==> flow/design.v <==
module alu (input signed [10:0] regA, regB,  
				input [1:0] opcode,
				input clock, computestrobe,
				output reg signed[20:0] result,  
				output reg remain,  
				output reg [20:0] remainder  
				);
	reg [10:0] N, D;
	reg signed [20:0] res_t;
	reg [20:0] rem_t;
	reg signed [22:0] P;
	integer i;
	always @(posedge clock) begin
		if (computestrobe) begin
			res_t = result;
			rem_t = remainder; 
			remain <= 1'b0;
			case(opcode)
			2'b00 : begin 
				res_t = regA + regB;
			end
			2'b01 : begin
				res_t = regA - regB;
			end
			2'b10 : begin
				P = {{11{1'b0}}, regB, 1'b0};
				for (i = 11; i > 0; i = i-1) begin
					case (P [1:0]) 
						2'b01 : P[22:12] = P[22:12] + regA;
						2'b10 : P[22:12] = P[22:12] - regA;
						default: begin end
					endcase
					P = {P[22], P[22:1]};
				end
				res_t = P [21:1];
			end
			2'b11 : begin
				res_t = 21'd0;
				rem_t = 21'd0;
				N = (regA[10] == 1)? -regA: regA;
				D = (regB[10] == 1)? -regB: regB;
				if(D != 11'd0) begin  
					for (i = 10; i >= 0; i = i-1) begin
						rem_t = rem_t << 1;
						rem_t[0] = N[i];
						if (rem_t >= D) begin
							rem_t = rem_t - D;
							res_t[i] = 1'b1;
						end
					end
					if(regA[10] == 1'b1 && rem_t != 21'd0) begin  
						rem_t = D - rem_t;
						res_t = res_t + 1'b1;
					end
					res_t = ((regA[10] == 1)^(regB[10] == 1))? -res_t:res_t;
					remain <= 1'b1;
				end
			end
			default : begin	end
			endcase
			result <= res_t;
			remainder <= rem_t;
		end
	end
endmodule 
module bcdtobin (
	input [31:0] BCD,
	output reg signed [10:0] binout);
	reg signed [10:0] temp;
	always @ (*) begin
		temp = 11'd0;  
		if(BCD[3:0] < 4'b1010) begin  
			temp = temp + BCD[3:0];		
		end else if (BCD[3:0] == 4'b1110) begin  
			temp = -temp;  
		end
		if(BCD[7:4] < 4'b1010) begin  
			temp = temp + (11'd10*BCD[7:4]);		
		end else if (BCD[7:4] == 4'b1110) begin  
			temp = -temp;
		end
		if(BCD[11:8] < 4'b1010) begin  
			temp = temp + (11'd100 * BCD[11:8]);
		end else if (BCD[11:8] == 4'b1110) begin  
			temp = -temp;
		end
		if(BCD[15:12] == 4'b1110) begin  
			temp = -temp;
		end
		binout = temp;
	end
endmodule 
module bintobcd(input signed [20:0] bin,
						output reg [31:0] bcdnum);
		reg [51:0] masterreg;
		reg negative;
		integer i;
		always @(bin) begin
			masterreg = {52{1'b0}};
			negative = (bin[20] == 1)? 1'b1: 1'b0;
			masterreg[19:0] = (negative)? -bin[19:0]: bin[19:0];
			for (i = 0; i < 20; i = i + 1) begin
				if(masterreg[23:20] >= 4'd5 ) begin
				  masterreg[23:20] = masterreg[23:20] + 4'd3;
				end
				if(masterreg[27:24] >= 4'd5 ) begin
				  masterreg[27:24] = masterreg[27:24] + 4'd3;
				end
				if(masterreg[31:28] >= 4'd5 ) begin
				  masterreg[31:28] = masterreg[31:28] + 4'd3;
				end
				if(masterreg[35:32] >= 4'd5 ) begin
				  masterreg[35:32] = masterreg[35:32] + 4'd3;
				end
				if(masterreg[39:36] >= 4'd5 ) begin
				  masterreg[39:36] = masterreg[39:36] + 4'd3;
				end
				if(masterreg[43:40] >= 4'd5 ) begin
				  masterreg[43:40] = masterreg[43:40] + 4'd3;
				end
				if(masterreg[47:44] >= 4'd5 ) begin
				  masterreg[47:44] = masterreg[47:44] + 4'd3;
				end
				masterreg = masterreg << 1;
			end
			masterreg[51:48] = (negative)? 4'b1110 : 4'b1111;
			bcdnum = masterreg[51:20];
		end
	endmodule 
module numlength (input signed [20:0] binary_num,
	output reg [3:0]length);
reg signed [20:0] abs_num;
always @ (*) begin
	abs_num = (binary_num[20] == 1)? -binary_num: binary_num;
	length <= 3'd1;
	if (abs_num > 22'd9) length <= 3'd2;
	if (abs_num > 22'd99) length <= 3'd3;
	if (abs_num > 22'd999) length <= 3'd4;
	if (abs_num > 22'd9999) length <= 3'd5;
	if (abs_num > 22'd99999) length <= 3'd6;
end
endmodule
module resultformatter (input clock, remain,
					input [20:0] ALUresult, ALUremainder,
					output reg [31:0] formattedresult, 
					output reg [31:0] result_formem);
	wire [3:0] length_result, length_remainder;
	reg [31:0] temp_result, temp_result_1, temp_remainder;
	reg [3:0] result_used, result_used_1, remainder_used;
	wire [31:0] result_bcd, remainder_bcd;
	wire result_neg;
	numlength resultlength (.binary_num(ALUresult),
									.length(length_result));
	numlength remainderlength (.binary_num(ALUremainder),
										.length(length_remainder));
	bintobcd result_to_bcd(.bin(ALUresult),
									.bcdnum(result_bcd));
	bintobcd remainder_to_bcd(.bin(ALUremainder),
									.bcdnum(remainder_bcd));
	assign result_neg = ALUresult[20];
	integer i;
	reg [31:0] fr_t, fm_t;
	always @ (posedge clock) begin
		fr_t = formattedresult;
		result_used = 4'd0;
		remainder_used = 4'd0;
		temp_remainder = remainder_bcd;
		temp_result = result_bcd;
		for (i = 0; i < 8; i = i + 1) begin
			fr_t = fr_t >> 4;  
			if (remainder_used < length_remainder && remain) begin  
				fr_t[31:28] = temp_remainder[3:0];  
				temp_remainder = temp_remainder >> 4;  
				remainder_used = remainder_used + 1'd1;  
			end else if (remainder_used == length_remainder && remain) begin
				fr_t[31:28] = 4'b1010;  
				remainder_used = remainder_used + 1'd1;
			end else if (result_used < length_result) begin  
				fr_t[31:28] = temp_result[3:0];  
				temp_result = temp_result >> 4;  
				result_used = result_used + 1'd1;  
			end else if (result_used == length_result && result_neg == 1) begin  
				fr_t[31:28] = 4'b1110;  
				result_used = result_used + 1'd1;
			end else begin
				fr_t[31:28] = 4'b1111;  
			end
		end
		formattedresult <= fr_t;
	end
	always @ (posedge clock) begin
		fm_t = result_formem;
		result_used_1 = 3'd0;
		temp_result_1 = result_bcd;
		for (i = 0; i < 8; i = i + 1) begin
			fm_t = fm_t >> 4;
			if (result_used_1 < length_result && result_used_1 < 3'd3) begin  
				fm_t[31:28] = temp_result_1[3:0];
				temp_result_1 = temp_result_1 >> 4;
				result_used_1 = result_used_1 + 1'd1;
			end else begin
				fm_t[31:28] = 4'b1111;  
			end
		end
		result_formem <= fm_t;
	end
endmodule 
module control (input dig_in,
				input reset_in,
				input ex_in,
				input op_in,
				input bksp_in,
				input MS_in,
				input MR_in,
				input MC_in,
				input sub_in,
				input clock,
				input rst,
				output reg bksp_A,
				output reg bksp_B,
				output reg load_A,
				output reg load_B,
				output reg load_mem,
				output reg clear_mem,
				output reg load_A_mem,
				output reg load_B_mem,
				output reg load_op,
				output reg execute,
				output reg reset_out,
				output reg [1:0] display_select);
	parameter start = 0, op_A = 1, op_A_neg = 2, oprnd = 3, op_B = 4, op_B_neg = 5, result = 6;
	reg[2:0]state;
	always @(posedge clock) begin
		if (rst) state <= start;
		else case(state)
			start: begin
				if (sub_in) state <= op_A_neg;
				if (dig_in || MR_in) state <= op_A;
			end
			op_A: begin
				if(op_in) state <= oprnd;
				if(reset_in) state <= start;
			end
			op_A_neg: begin
				if (sub_in || bksp_in) state <= start;
				if (dig_in || MR_in) state <= op_A;
				if(reset_in) state <= start;
			end
			oprnd: begin
				if (sub_in) state <= op_B_neg;
				if(dig_in) state <= op_B;
				if(reset_in) state <= start;
			end
			op_B: begin
				if(ex_in) state <= result;
				if(reset_in) state <= start;
			end
			op_B_neg: begin
				if (sub_in || bksp_in) state <= oprnd;
				if (dig_in || MR_in) state <= op_B;
				if(reset_in) state <= start;
			end
			result: begin
				if (reset_in) state <= start;
			end
		endcase
	end
	always @(*) begin
		bksp_A <= 0;
		bksp_B <= 0;
		load_A <= 0;
		load_B <= 0;
		load_mem <= (MS_in)? 1'b1:1'b0;
		clear_mem <= (MC_in)? 1'b1:1'b0;
		load_A_mem <= 0;
		load_B_mem <= 0;
		load_op <= 0;
		execute <= 0;
		reset_out <= 0;
		case(state)
			start: begin
				if (MR_in) load_A_mem <=1;
				else if (sub_in || dig_in) load_A <= 1;
				else 	reset_out <= 1;
				display_select <= 2'b00;
			end
			op_A: begin
				if(dig_in) load_A <= 1;
				if(MR_in) load_A_mem <=1;
				if(bksp_in) bksp_A <= 1;
				if (op_in) load_op <= 1;
				display_select = 2'b00;
			end
			op_B: begin
				if(dig_in) load_B <= 1;
				if(MR_in) load_B_mem <=1;
				if(bksp_in) bksp_B <= 1;
				if(ex_in) execute <= 1;
				display_select = 2'b01;
			end
			op_A_neg: begin
				if(dig_in) load_A <= 1;
				if (sub_in || bksp_in) bksp_A <= 1'b1;
				if(MR_in) load_A_mem <=1;
				display_select = 2'b00;
			end
			op_B_neg: begin
				if(dig_in) load_B <= 1;
				if(MR_in) load_B_mem <=1;
				if (sub_in || bksp_in) bksp_B <= 1'b1;
				display_select = 2'b01;
			end
			oprnd: begin
				if (sub_in || dig_in) load_B <= 1'b1;
				display_select = 2'b01;
			end
			result: begin
				display_select = 2'b10;
			end
			default : begin
				display_select <= 2'b00;
			end
		endcase
	end
endmodule
module bcdreg (input clock,
			input rst,
			input [3:0] digit,
			input [31:0] mem,
			input load,
			input bksp,
			input clear,
			input load_mem,
			output reg [31:0] bcdreg
);
	reg [31:0] nxt;
	always @ (posedge clock) begin
			nxt = bcdreg;
			if (rst || clear) begin  
				nxt = {8{4'b1111}};
			end else if (load_mem) begin
				nxt = mem;
			end else if (bksp) begin
				nxt = nxt >> 4;
				nxt[31:28] = 4'b1111;
			end else if (load) begin
				if(nxt[11:8] == 4'b1110) begin 
					nxt[15:0] = nxt[15:0] << 4;
				end else begin
					nxt[11:0] = nxt[11:0] << 4;
				end
				nxt[3:0] = digit;
			end
		bcdreg <= nxt;
	end
endmodule 
module memreg (input clock,
			input rst,
			input [31:0] mem_input,
			input load,
			input clear,
			output reg [31:0] memreg
);
	always @ (posedge clock) begin
			if (rst || clear) begin
				memreg <= {{7{4'b1111}},4'b0000};
			end else if (load) begin
				memreg <= mem_input;
			end 
	end
endmodule 
module memmux (input [1:0] display_select,
					input [31:0] A, B, result,
					output reg [31:0] mem_input);
	always @(*) begin
		case (display_select)
			2'b00 : mem_input = A;
			2'b01 : mem_input = B;
			2'b10 : mem_input = result;
			default : mem_input = A;
		endcase
	end
endmodule 
module displaymux (input [1:0] display_select,
					input [31:0] reg_A, reg_B, reg_result,
					output reg [3:0] hex0_out, hex1_out, hex2_out, hex3_out, hex4_out, hex5_out, hex6_out, hex7_out);
	reg [31:0] selected_reg;
	always @(*) begin
		case (display_select)
			2'b00 : selected_reg = reg_A;
			2'b01 : selected_reg = reg_B;
			2'b10 : selected_reg = reg_result;
			default : selected_reg = reg_A;
		endcase
	 hex0_out = selected_reg[3:0];
	 hex1_out = selected_reg[7:4];
	 hex2_out = selected_reg[11:8];
	 hex3_out = selected_reg[15:12];
	 hex4_out = selected_reg[19:16];
	 hex5_out = selected_reg[23:20];
	 hex6_out = selected_reg[27:24];
	 hex7_out = selected_reg[31:28];
	end
endmodule 
module char_7seg( input [3:0] S,
						output reg [0:6] Display);
	always @(S)
	begin
		case (S)
		4'b0000  : Display <= 7'b0000001;  
		4'b0001  : Display <= 7'b1001111;  
		4'b0010  : Display <= 7'b0010010;  
		4'b0011  : Display <= 7'b0000110;  
		4'b0100  : Display <= 7'b1001100;  
		4'b0101  : Display <= 7'b0100100;  
		4'b0110  : Display <= 7'b0100000;  
		4'b0111  : Display <= 7'b0001111;  
		4'b1000  : Display <= 7'b0000000;  
		4'b1001  : Display <= 7'b0001100;  
		4'b1010  : Display <= 7'b1111010;  
		4'b1110  : Display <= 7'b1111110;  
		default  : Display <= 7'b1111111;  
		endcase
	end
endmodule
module inputhandler (
	input keystrobe,
	input [3:0] keycode,
	output dig_strobe,
	output reset_strobe,
	output ex_strobe,
	output op_strobe,
	output sub_strobe,
	output [3:0] dig_code,
	output [1:0] op_code);
assign dig_strobe = ((keycode < 4'b1010) && keystrobe)? 1'b1:1'b0;
assign reset_strobe = ((keycode == 4'b1010) && keystrobe)? 1'b1:1'b0;
assign ex_strobe = ((keycode == 4'b1011) && keystrobe)? 1'b1:1'b0;
assign op_strobe = ((keycode > 4'b1011) && keystrobe)? 1'b1:1'b0;
assign sub_strobe = ((keycode == 4'b1110) && keystrobe)? 1'b1:1'b0;
assign dig_code = keycode;
assign op_code = ~keycode[1:0];  
endmodule
module opreg (input load,
			input [1:0] op_code,
			input clock,
			output reg [1:0] operator);
	always @ (posedge clock) begin
		if(load)	operator <= op_code;
	end
endmodule 
module posedgetrigger (
		input clock,
		input rst,
		input signal,
		output strobe);
	reg signal_last;
	always @(posedge clock) begin
			if (rst) signal_last <= 1'b0;
			else signal_last <= signal;
	end
	assign strobe = (signal && ~signal_last)? 1'b1:1'b0;
endmodule 
module negedgetrigger (
		input clock,
		input rst,
		input signal,
		output strobe);
	reg signal_last;
	always @(posedge clock) begin
			if (rst) signal_last <= 1'b1;
			else signal_last <= signal;
	end
	assign strobe = (~signal && signal_last)? 1'b1:1'b0;
endmodule 
module PBhandler (
	input [3:0] KEY,
	input clock,
	input rst,
	output bksp_strobe,
	output MS_strobe,
	output MR_strobe,
	output MC_strobe);
negedgetrigger bksp (.clock(clock), .rst(rst), .signal(KEY[0]), .strobe(bksp_strobe));
negedgetrigger MS (.clock(clock), .rst(rst), .signal(KEY[1]), .strobe(MS_strobe));
negedgetrigger MR (.clock(clock), .rst(rst), .signal(KEY[2]), .strobe(MR_strobe));
negedgetrigger MC (.clock(clock), .rst(rst), .signal(KEY[3]), .strobe(MC_strobe));
endmodule
`default_nettype none
module calculator (input CLOCK_50,
							input RESET,
							input KEYPRESSED,
							input [3:0] KEYCODE,
							input [3:0] KEY,
							output [0:6] HEX0, HEX1, HEX2, HEX3, HEX4, HEX5, HEX6, HEX7
							);
		wire clockmain = CLOCK_50;
		wire rst = RESET;
		wire [3:0] keycode = KEYCODE;
		wire keystrobe;
		wire load_A, load_B;
		wire bksp_A, bksp_B;
		posedgetrigger keypressedge (.clock(clockmain), .rst(rst), .signal(KEYPRESSED), .strobe(keystrobe));
		wire dig_strobe, reset_strobe, ex_strobe, op_strobe, sub_strobe;
		wire [3:0] dig_code;
		wire [1:0] op_code;
		inputhandler keypad (
			.keystrobe(keystrobe),
			.keycode(keycode),
			.dig_strobe(dig_strobe),
			.reset_strobe(reset_strobe),
			.ex_strobe(ex_strobe),
			.op_strobe(op_strobe),
			.sub_strobe(sub_strobe),
			.dig_code(dig_code),
			.op_code(op_code)
		);
		wire bksp_strobe, MS_strobe, MR_strobe, MC_strobe;
		PBhandler PB (
			.KEY(KEY),
			.clock(clockmain),
			.rst(rst),
			.bksp_strobe(bksp_strobe),
			.MS_strobe(MS_strobe),
			.MR_strobe(MR_strobe),
			.MC_strobe(MC_strobe)
		);
		wire [1:0] display_select;
		wire load_op, reset_state, execute, load_A_mem, load_B_mem, load_mem, clear_mem;
		control FSM (
			.dig_in(dig_strobe),
			.reset_in(reset_strobe),
			.ex_in(ex_strobe),
			.op_in(op_strobe),
			.bksp_in(bksp_strobe),
			.MS_in(MS_strobe),
			.MR_in(MR_strobe),
			.MC_in(MC_strobe),
			.sub_in(sub_strobe),
			.clock(clockmain),
			.rst(rst),
			.bksp_A(bksp_A),
			.bksp_B(bksp_B),
			.load_A(load_A),
			.load_B(load_B),
			.load_mem(load_mem),
			.clear_mem(clear_mem),
			.load_A_mem(load_A_mem),
			.load_B_mem(load_B_mem),
			.load_op(load_op),
			.reset_out(reset_state),
			.execute(execute),  
			.display_select(display_select)
		);
		wire[31:0] reg_A, reg_B;
		wire [31:0] memory_selected, memory_stored;
		bcdreg operand_A (.clock(clockmain), .rst(rst),
							.digit(dig_code),
							.load(load_A),
							.bksp(bksp_A),
							.clear(reset_state),
							.bcdreg(reg_A),
							.mem(memory_stored),
							.load_mem(load_A_mem)
							);
		bcdreg operand_B (.clock(clockmain), .rst(rst),
							.digit(dig_code),
							.load(load_B),
							.bksp(bksp_B),
							.clear(reset_state),
							.bcdreg(reg_B),
							.mem(memory_stored),
							.load_mem(load_B_mem)
							);
		wire [1:0] operator;
		opreg op (.clock(clockmain),
			.load(load_op),
			.op_code(op_code),
			.operator(operator)
		);
		wire [10:0] reg_A_binary, reg_B_binary;
		wire [31:0] reg_result, reg_memresult;
		wire [20:0] result_bin, remainder_bin; 
		wire remain;
		bcdtobin reg_A_tobinary (.BCD(reg_A), .binout(reg_A_binary));
		bcdtobin reg_B_tobinary (.BCD(reg_B), .binout(reg_B_binary));
		alu alu_1 (.regA(reg_A_binary), 
					.regB(reg_B_binary),
					.opcode(operator),
					.clock(clockmain),
					.computestrobe(execute),
					.result(result_bin),
					.remain(remain),
					.remainder(remainder_bin));
		resultformatter resultformatter_1 (.clock(clockmain),
														.remain(remain),
														.ALUresult(result_bin),
														.ALUremainder(remainder_bin),
														.formattedresult(reg_result),
														.result_formem(reg_memresult));
		memmux memory_select (.display_select(display_select),
									.A(reg_A),
									.B(reg_B),
									.result(reg_memresult),
									.mem_input(memory_selected));
		memreg memory_register (.clock(clockmain), .rst(rst),
										.mem_input(memory_selected),
										.load(load_mem),
										.clear(clear_mem),
										.memreg(memory_stored));
		wire [3:0] hex0char_A, hex1char_A, hex2char_A, bcdneg_A;
		wire [3:0] hex0char_B, hex1char_B, hex2char_B, bcdneg_B;
		wire [3:0] hex0_out, hex1_out, hex2_out, hex3_out, hex4_out, hex5_out, hex6_out, hex7_out;
		displaymux displayMUX (.display_select(display_select),
								.reg_A(reg_A),
								.reg_B(reg_B),
								.reg_result(reg_result),
								.hex0_out(hex0_out), 
								.hex1_out(hex1_out), 
								.hex2_out(hex2_out), 
								.hex3_out(hex3_out), 
								.hex4_out(hex4_out), 
								.hex5_out(hex5_out), 
								.hex6_out(hex6_out), 
								.hex7_out(hex7_out)
								);
		char_7seg H0 (.S(hex0_out), .Display(HEX0));
		char_7seg H1 (.S(hex1_out), .Display(HEX1));
		char_7seg H2 (.S(hex2_out), .Display(HEX2));
		char_7seg H3 (.S(hex3_out), .Display(HEX3));
		char_7seg H4 (.S(hex4_out), .Display(HEX4));
		char_7seg H5 (.S(hex5_out), .Display(HEX5));
		char_7seg H6 (.S(hex6_out), .Display(HEX6));
		char_7seg H7 (.S(hex7_out), .Display(HEX7));
endmodule 
# Reports on calculator
# Module calculator before and after one edit of its RTL, step after step.
# Lines under "orig" count in the file above, lines under "edited" in the edited file.
# "diff": "edited" minus "orig" as printed here. "rel_change_pct": 100 x difference / "orig".
# Operators carry their Yosys type and port widths (W data, S select, Z words).
# Cell names lack the library's common part.
# Not given: n/a
[inputs]
design = "calculator"
clock_port = "CLOCK_50"
cell_library = "sky130hd"
corner = "tt_025C_1v80"

# The edit
# The edit as a unified diff against the file above.
# The edit is scripted: it alters the design's behaviour and was not made to optimise anything.
# begin of diff
@@ -468,8 +468,5 @@
 		output strobe);
 	reg signal_last;
-	always @(posedge clock) begin
-			if (rst) signal_last <= 1'b1;
-			else signal_last <= signal;
-	end
+	always @(*) signal_last = signal;
 	assign strobe = (~signal && signal_last)? 1'b1:1'b0;
 endmodule 
# end of diff

# Word level
# Source: Yosys, flattened and elaborated, memories not mapped. Widths are those after wreduce. Registers that Yosys merges into a memory's read port (data or address) are not register bits. Print and check cells do not count.
# Yosys's memory passes give these memory sizes; they may raise the number of words (mostly to a power of two), join words into wider ones and drop unused or constant bits.
[op_classes]
columns = ["element", "orig", "edited", "diff", "rel_change_pct"]
rows = [
  ["n_mul", 4, 4, 0, 0.00],
  ["n_cmp", 283, 269, -14, -4.95],
  ["reduce_logical", 69, 52, -17, -24.64],
  ["muxes", 566, 534, -32, -5.65],
  ["n_logic", 8, 4, -4, -50.00],
  ["add_sub_neg", 295, 289, -6, -2.03],
  ["equal", 61, 61, 0, 0.00],
]
[ops]
columns = ["op", "orig", "edited", "diff", "rel_change_pct"]
rows = [
  ["$mux W1", 91, 80, -11, -12.09],
  ["$logic_and A1 B1 Y1", 42, 31, -11, -26.19],
  ["$mux W4", 273, 264, -9, -3.30],
  ["$lt A4 B4 Y1", 18, 12, -6, -33.33],
  ["$lt A4 B2 Y1 const B", 6, 0, -6, -100.00],
  ["$add A4 B1 Y4 const B", 15, 10, -5, -33.33],
  ["$not A1 Y1", 6, 2, -4, -66.67],
  ["$reduce_bool A3 Y1", 4, 0, -4, -100.00],
  ["$mux W12", 9, 6, -3, -33.33],
  ["$logic_or A1 B1 Y1", 5, 2, -3, -60.00],
  ["$pmux W1 S2", 4, 2, -2, -50.00],
  ["$mux W32", 2, 0, -2, -100.00],
  ["$ne A4 B2 Y1 const B", 2, 0, -2, -100.00],
  ["$reduce_bool A2 Y1", 2, 4, 2, 100.00],
  ["$ne A4 B4 Y1 const B", 1, 3, 2, 200.00],
  ["$mux W20", 47, 46, -1, -2.13],
  ["$mux W16", 7, 6, -1, -14.29],
  ["$mux W24", 5, 4, -1, -20.00],
  ["$mux W8", 5, 4, -1, -20.00],
  ["$add A1 B1 Y2 const B", 3, 2, -1, -33.33],
  ["$lt A1 B4 Y1", 3, 2, -1, -33.33],
  ["$reduce_or A3 Y1", 3, 2, -1, -33.33],
  ["$ne A3 B3 Y1 const B", 2, 3, 1, 50.00],
  ["$pmux W32 S2", 2, 1, -1, -50.00],
  ["$lt A1 B2 Y1 const B", 1, 0, -1, -100.00],
  ["$ne A3 B2 Y1 const B", 1, 0, -1, -100.00],
  ["$ge A4 B3 Y1 const B", 210, 210, 0, 0.00],
  ["$add A4 B2 Y4 const B", 186, 186, 0, 0.00],
]
# Not every row of either side is listed.
[word_totals]
columns = ["element", "orig", "edited", "diff", "rel_change_pct"]
rows = [
  ["output_inout_bits", 56, 56, 0, 0.00],
  ["register_bits", 213, 113, -100, -46.95],
  ["rom_bits", 896, 896, 0, 0.00],
  ["n_memories", 8, 8, 0, 0.00],
]
[mem_list]
columns = ["element", "orig", "edited"]
rows = [
  ["memory_list", "16 x 7 bit 1R0W; 16 x 7 bit 1R0W; 16 x 7 bit 1R0W; 16 x 7 bit 1R0W; 16 x 7 bit 1R0W; 16 x 7 bit 1R0W; (+2)", "16 x 7 bit 1R0W; 16 x 7 bit 1R0W; 16 x 7 bit 1R0W; 16 x 7 bit 1R0W; 16 x 7 bit 1R0W; 16 x 7 bit 1R0W; (+2)"],
]
# The mark (+n) counts cells that are not listed.

# Longest topological paths
# Longest topological path by Yosys (ltp), each cell counted once; first at word level (registers and memories cut), then after technology mapping (sequential cells cut; the memories' decode and read muxes count).
[logic_depth]
columns = ["element", "orig", "edited", "diff", "rel_change_pct"]
rows = [
  ["ltp_word", 77, 77, 0, 0.00],
  ["ABC_AREA", "1", "1", "n/a", "n/a"],
  ["mapped_depth", 232, 254, 22, 9.48],
]

# Synthesis result
# Source: synth_stat.txt of the flow (Yosys; design flattened, memories mapped). It holds for the ABC_AREA given above (unset counts as 0); a run with the other value may have another netlist.
[by_type]
columns = ["cell_type", "orig", "edited", "diff", "rel_change_pct"]
rows = [
  ["o21ai_0", 828, 632, -196, -23.67],
  ["dfxtp_1", 172, 72, -100, -58.14],
  ["nor2_1", 880, 798, -82, -9.32],
  ["nand2_1", 2132, 2055, -77, -3.61],
  ["inv_1", 1520, 1451, -69, -4.54],
  ["nand2_2", 41, 98, 57, 139.02],
  ["a21oi_1", 376, 324, -52, -13.83],
  ["nand3_1", 726, 774, 48, 6.61],
  ["xor2_1", 264, 223, -41, -15.53],
  ["o211ai_1", 45, 79, 34, 75.56],
  ["or2_2", 52, 83, 31, 59.62],
  ["clkbuf_1", 143, 117, -26, -18.18],
  ["o31ai_1", 42, 67, 25, 59.52],
  ["o21ai_1", 95, 73, -22, -23.16],
  ["buf_1", 37, 17, -20, -54.05],
  ["nand4_1", 102, 121, 19, 18.63],
  ["o221ai_1", 27, 8, -19, -70.37],
  ["o22ai_1", 43, 27, -16, -37.21],
]
# Not every row of either side is listed.
[mapped]
columns = ["element", "orig", "edited", "diff", "rel_change_pct"]
rows = [
  ["n_buf", 205, 172, -33, -16.10],
  ["yosys_area_mm2", 0.0507812, 0.0475944, -0.0031868, -6.28],
  ["ff_cells", 217, 117, -100, -46.08],
  ["cell_count", 8876, 8407, -469, -5.28],
]

# Path before layout
# Path of least setup slack by OpenSTA after synthesis, without wires, with an ideal clock, recovery checks aside; 20% of the period is set as input and as output delay. Where synthesis merged equal registers, the netlist keeps one of their names.
[synth_timing]
columns = ["element", "orig", "edited", "diff", "rel_change_pct"]
rows = [
  ["kind", "register to register", "register to register", "n/a", "n/a"],
  ["from", "register operand_A.bcdreg[5]", "register operand_A.bcdreg[1]", "n/a", "n/a"],
  ["to", "register alu_1.remainder[18]", "register alu_1.remainder[19]", "n/a", "n/a"],
  ["required_ps", 49854, 49743, -111, -0.22],
  ["arrival_ps", 31843, 32015, 172, 0.54],
  ["setup_slack_ps", 18011, 17727, -284, "n/a"],
  ["n_path_buf", 22, 21, -1, -4.55],
  ["path_delay_ps", 31989, 32272, 283, 0.88],
  ["period_ps", 50000, 50000, 0, 0.00],
  ["path_stages", 220, 244, 24, 10.91],
  ["synth_period_reached_ps", 31989, 32273, 284, 0.89],
]
# "path_delay_ps" = arrival - input delay + setup time.
# "path_stages" counts driving pins, that of a launching flip-flop among them; a cell with two outputs on the path counts twice.
# "synth_period_reached_ps" = period - worst setup slack (recovery checks aside). The figure is calculated, with input and output delays left at 20% of the set period.
# Between the ends stands the longest chain of elaborated cells between them, by number of cells; it is not shown to be the way that was timed. Of several equally long chains one is given.
# Each line given opens the expression or statement behind the cell; cells for indexed reads and writes are added by Yosys, which also makes memories of some case tables.
[synth_between_orig]
cell_sequence = "dfxtp_1 > inv_1 > nor4_1 > inv_1 > nor2_1 > xor2_1 > nand2_1 > o21ai_0 > inv_1 > ha_1 > fa_1 > nand2_1 > inv_1 > o21a_1 > nor2_1 > nor2_1 > nor2_1 > o21ai_0 > [184 not listed] > nand2_1 > ha_1 > a21oi_1 > inv_1 > a31oi_1 > o21ai_0 > a21oi_1 > o21bai_1 > a21oi_1 > o21bai_1 > nand2_1 > a21oi_1 > inv_1 > nor2_1 > nand3_1 > o21ai_0 > o21ai_0 > a21oi_1"
elab_chain_len = 70
[synth_rtl_orig]
columns = ["element", "line", "text"]
rows = [
  ["from (decl)", 334, "output reg [31:0] bcdreg"],
  ["from (assign)", 354, "bcdreg <= nxt;"],
  ["$mul A3 B4 Y7", 78, "temp = temp + (11'd10*BCD[7:4]);"],
  ["$add A11 B11 Y11", 78, ""],
  ["$mux W11", 77, "if(BCD[7:4] < 4'b1010) begin"],
  ["$neg A11 Y11", 85, "temp = -temp;"],
  ["$mux W11", 84, "end else if (BCD[11:8] == 4'b1110) begin"],
  ["$mux W11", 82, "if(BCD[11:8] < 4'b1010) begin"],
  ["$neg A11 Y11", 88, "temp = -temp;"],
  ["[56 not listed]", "n/a", ""],
  ["$mux W21", 18, "case(opcode)"],
  ["$mux W21", 14, "if (computestrobe) begin"],
  ["$reduce_bool A21 Y1", 51, "if(regA[10] == 1'b1 && rem_t != 21'd0) begin"],
  ["$logic_and A1 B1 Y1", 51, ""],
  ["$mux W21", 51, ""],
  ["$mux W21", 42, "if(D != 11'd0) begin"],
  ["$mux W21", 18, ""],
  ["to (assign)", 62, "remainder <= rem_t;"],
  ["to (decl)", 6, "output reg [20:0] remainder"],
]
[synth_between_edited]
cell_sequence = "dfxtp_1 > nor2_1 > nor2_1 > nor2_1 > nor3_1 > ha_1 > nor2_1 > inv_1 > a32oi_1 > inv_1 > ha_1 > a21oi_1 > nor2_1 > nor2_1 > nor2_1 > nor2_1 > o21ai_0 > and2_1 > [208 not listed] > nor2_1 > a211oi_1 > o21ai_0 > a21oi_1 > o21ai_0 > nand2_1 > nand2_1 > a21oi_1 > o21ai_0 > nand2_1 > inv_1 > nand2_1 > inv_1 > nand3_1 > nor2_1 > o21ai_0 > nand2_1 > nor2_1"
elab_chain_len = 72
[synth_rtl_edited]
columns = ["element", "line", "text"]
rows = [
  ["from (decl)", 334, "output reg [31:0] bcdreg"],
  ["from (assign)", 354, "bcdreg <= nxt;"],
  ["$lt A4 B4 Y1", 72, "if(BCD[3:0] < 4'b1010) begin"],
  ["$mux W4", 72, ""],
  ["$neg A11 Y11", 80, "temp = -temp;"],
  ["$mux W11", 79, "end else if (BCD[7:4] == 4'b1110) begin"],
  ["$mux W11", 77, "if(BCD[7:4] < 4'b1010) begin"],
  ["$neg A11 Y11", 85, "temp = -temp;"],
  ["$mux W11", 84, "end else if (BCD[11:8] == 4'b1110) begin"],
  ["[58 not listed]", "n/a", ""],
  ["$mux W21", 18, "case(opcode)"],
  ["$mux W21", 14, "if (computestrobe) begin"],
  ["$reduce_bool A21 Y1", 51, "if(regA[10] == 1'b1 && rem_t != 21'd0) begin"],
  ["$logic_and A1 B1 Y1", 51, ""],
  ["$mux W21", 51, ""],
  ["$mux W21", 42, "if(D != 11'd0) begin"],
  ["$mux W21", 18, ""],
  ["to (assign)", 62, "remainder <= rem_t;"],
  ["to (decl)", 6, "output reg [20:0] remainder"],
]

# Path in the finished layout
# From the final timing report of each run of pair 1: the path of least setup slack in the routed layout; clock arrival at registers is part of the times.
# The path's times are printed in steps of 10 ps; the period is the one set.
[layout_timing]
columns = ["element", "orig", "edited", "diff", "rel_change_pct"]
rows = [
  ["kind", "register to register", "register to register", "n/a", "n/a"],
  ["from", "register operand_A.bcdreg[1]", "register operand_B.bcdreg[7]", "n/a", "n/a"],
  ["to", "register alu_1.remainder[19]", "register alu_1.result[18]", "n/a", "n/a"],
  ["period_ps", 38400, 38400, 0, 0.00],
  ["setup_slack_ps", 4050, 3170, -880, "n/a"],
  ["arrival_ps", 34770, 35420, 650, 1.87],
  ["n_path_buf", 2, 4, 2, 100.00],
  ["path_stages", 210, 213, 3, 1.43],
  ["required_ps", 38820, 38590, -230, -0.59],
]
# Between the ends stands the longest chain of elaborated cells between them, by number of cells; it is not shown to be the way that was timed. Of several equally long chains one is given.
[layout_between_orig]
cell_sequence = "dfxtp_1 > inv_1 > nor2_1 > ha_1 > inv_1 > fa_1 > inv_1 > o21ai_1 > inv_1 > ha_1 > fa_1 > nand2_1 > inv_1 > o21a_1 > nor2_1 > nor2_1 > nor2_1 > o21ai_0 > [174 not listed] > nand3_1 > nand2_1 > a21oi_1 > o21bai_1 > nand3_1 > a21oi_1 > o21ai_0 > nand2_1 > nand2_1 > inv_1 > o21ai_0 > nand2_1 > nand3_1 > nor2_1 > nand3_1 > o21ai_0 > o21ai_0 > a21oi_1"
elab_chain_len = 72
[layout_rtl_orig]
columns = ["element", "line", "text"]
rows = [
  ["from (decl)", 334, "output reg [31:0] bcdreg"],
  ["from (assign)", 354, "bcdreg <= nxt;"],
  ["$lt A4 B4 Y1", 72, "if(BCD[3:0] < 4'b1010) begin"],
  ["$mux W4", 72, ""],
  ["$neg A11 Y11", 80, "temp = -temp;"],
  ["$mux W11", 79, "end else if (BCD[7:4] == 4'b1110) begin"],
  ["$mux W11", 77, "if(BCD[7:4] < 4'b1010) begin"],
  ["$neg A11 Y11", 85, "temp = -temp;"],
  ["$mux W11", 84, "end else if (BCD[11:8] == 4'b1110) begin"],
  ["[58 not listed]", "n/a", ""],
  ["$mux W21", 18, "case(opcode)"],
  ["$mux W21", 14, "if (computestrobe) begin"],
  ["$reduce_bool A21 Y1", 51, "if(regA[10] == 1'b1 && rem_t != 21'd0) begin"],
  ["$logic_and A1 B1 Y1", 51, ""],
  ["$mux W21", 51, ""],
  ["$mux W21", 42, "if(D != 11'd0) begin"],
  ["$mux W21", 18, ""],
  ["to (assign)", 62, "remainder <= rem_t;"],
  ["to (decl)", 6, "output reg [20:0] remainder"],
]
[layout_between_edited]
cell_sequence = "dfxtp_1 > ha_1 > ha_1 > fa_1 > nand2_1 > a21oi_1 > nor2_1 > o21ai_0 > nand2_1 > ha_1 > nand2_1 > nand2_1 > a21oi_1 > nor2_1 > o21ai_0 > nand2_1 > nand2_1 > nand3_1 > [177 not listed] > buf_12 > buf_4 > nand3_2 > nand2_1 > nand2_1 > nor2_1 > nand2_2 > nor2_4 > nand3_4 > nand2_4 > nand2_1 > nand2_4 > ha_1 > nand3_1 > nor2_2 > nand4_1 > o21ai_2 > nand4_1"
elab_chain_len = 75
[layout_rtl_edited]
columns = ["element", "line", "text"]
rows = [
  ["from (decl)", 334, "output reg [31:0] bcdreg"],
  ["from (assign)", 354, "bcdreg <= nxt;"],
  ["$mul A3 B4 Y7", 78, "temp = temp + (11'd10*BCD[7:4]);"],
  ["$add A11 B11 Y11", 78, ""],
  ["$mux W11", 77, "if(BCD[7:4] < 4'b1010) begin"],
  ["$neg A11 Y11", 85, "temp = -temp;"],
  ["$mux W11", 84, "end else if (BCD[11:8] == 4'b1110) begin"],
  ["$mux W11", 82, "if(BCD[11:8] < 4'b1010) begin"],
  ["$neg A11 Y11", 88, "temp = -temp;"],
  ["[61 not listed]", "n/a", ""],
  ["$mux W21", 42, "if(D != 11'd0) begin"],
  ["$mux W21", 18, "case(opcode)"],
  ["$mux W21", 14, "if (computestrobe) begin"],
  ["$neg A21 Y21", 55, "res_t = ((regA[10] == 1)^(regB[10] == 1))? -res_t:res_t;"],
  ["$mux W21", 55, ""],
  ["$mux W21", 42, ""],
  ["$pmux W21 S4", 18, ""],
  ["to (assign)", 61, "result <= res_t;"],
  ["to (decl)", 4, "output reg signed[20:0] result,"],
]

# Layout results
# Runs of the flow (Yosys, OpenROAD) on both versions; the two runs of a pair have the same settings. The constraints put input and output delay at 20% of the set period each and load the outputs with 0.01 pF.
[flow_settings_pair_1]
ABC_AREA = 1
CORE_UTILIZATION = 40
period_ns = 38.4
CAP_MARGIN = 20
CORE_MARGIN = 2
SLEW_MARGIN = 20
[results_pair_1]
columns = ["element", "orig", "edited", "diff", "rel_change_pct"]
rows = [
  ["tns_setup_ps", 0, 0, 0, "n/a"],
  ["yosys.chip_area_mm2", 0.0507812, 0.0475944, -0.0031868, -6.28],
  ["final_stdcell_area_mm2", 0.0542007, 0.050322, -0.0038787, -7.16],
  ["finalUtil_frac", 0.431, 0.426, -0.005, "n/a"],
  ["setup_worst_slack_ps", 4051, 3171, -880, "n/a"],
  ["clock_period_reached_ps", 34349, 35229, 880, 2.56],
  ["design_die_area_mm2", 0.12982, 0.121763, -0.008057, -6.21],
  ["fin_hold_ws_ps", 474, 493, 19, "n/a"],
]
[flow_settings_pair_2]
ABC_AREA = 0
CAP_MARGIN = 25
CORE_UTILIZATION = 50
CTS_CLUSTER_DIAMETER = 27
HOLD_SLACK_MARGIN = 0.18
PLACE_DENSITY_LB_ADDON = 0.22
SLEW_MARGIN = 30
period_ns = 23.0
CORE_MARGIN = 2
[results_pair_2]
columns = ["element", "orig", "edited", "diff", "rel_change_pct"]
rows = [
  ["tns_setup_ps", -554042, -510224, 43818, "n/a"],
  ["yosys.chip_area_mm2", 0.0529771, 0.0484214, -0.0045557, -8.60],
  ["final_stdcell_area_mm2", 0.0696055, 0.0638775, -0.0057280, -8.23],
  ["finalUtil_frac", 0.662, 0.663, 0.001, "n/a"],
  ["setup_worst_slack_ps", -13480, -12444, 1036, "n/a"],
  ["clock_period_reached_ps", 36480, 35444, -1036, -2.84],
  ["design_die_area_mm2", 0.108574, 0.0993479, -0.0092261, -8.50],
  ["fin_hold_ws_ps", 491, 483, -8, "n/a"],
]
# "clock_period_reached_ps" is the run's clock period less its worst setup slack. It is reckoned from that one timing run; input and output delays stay at 20% of the period that was set.
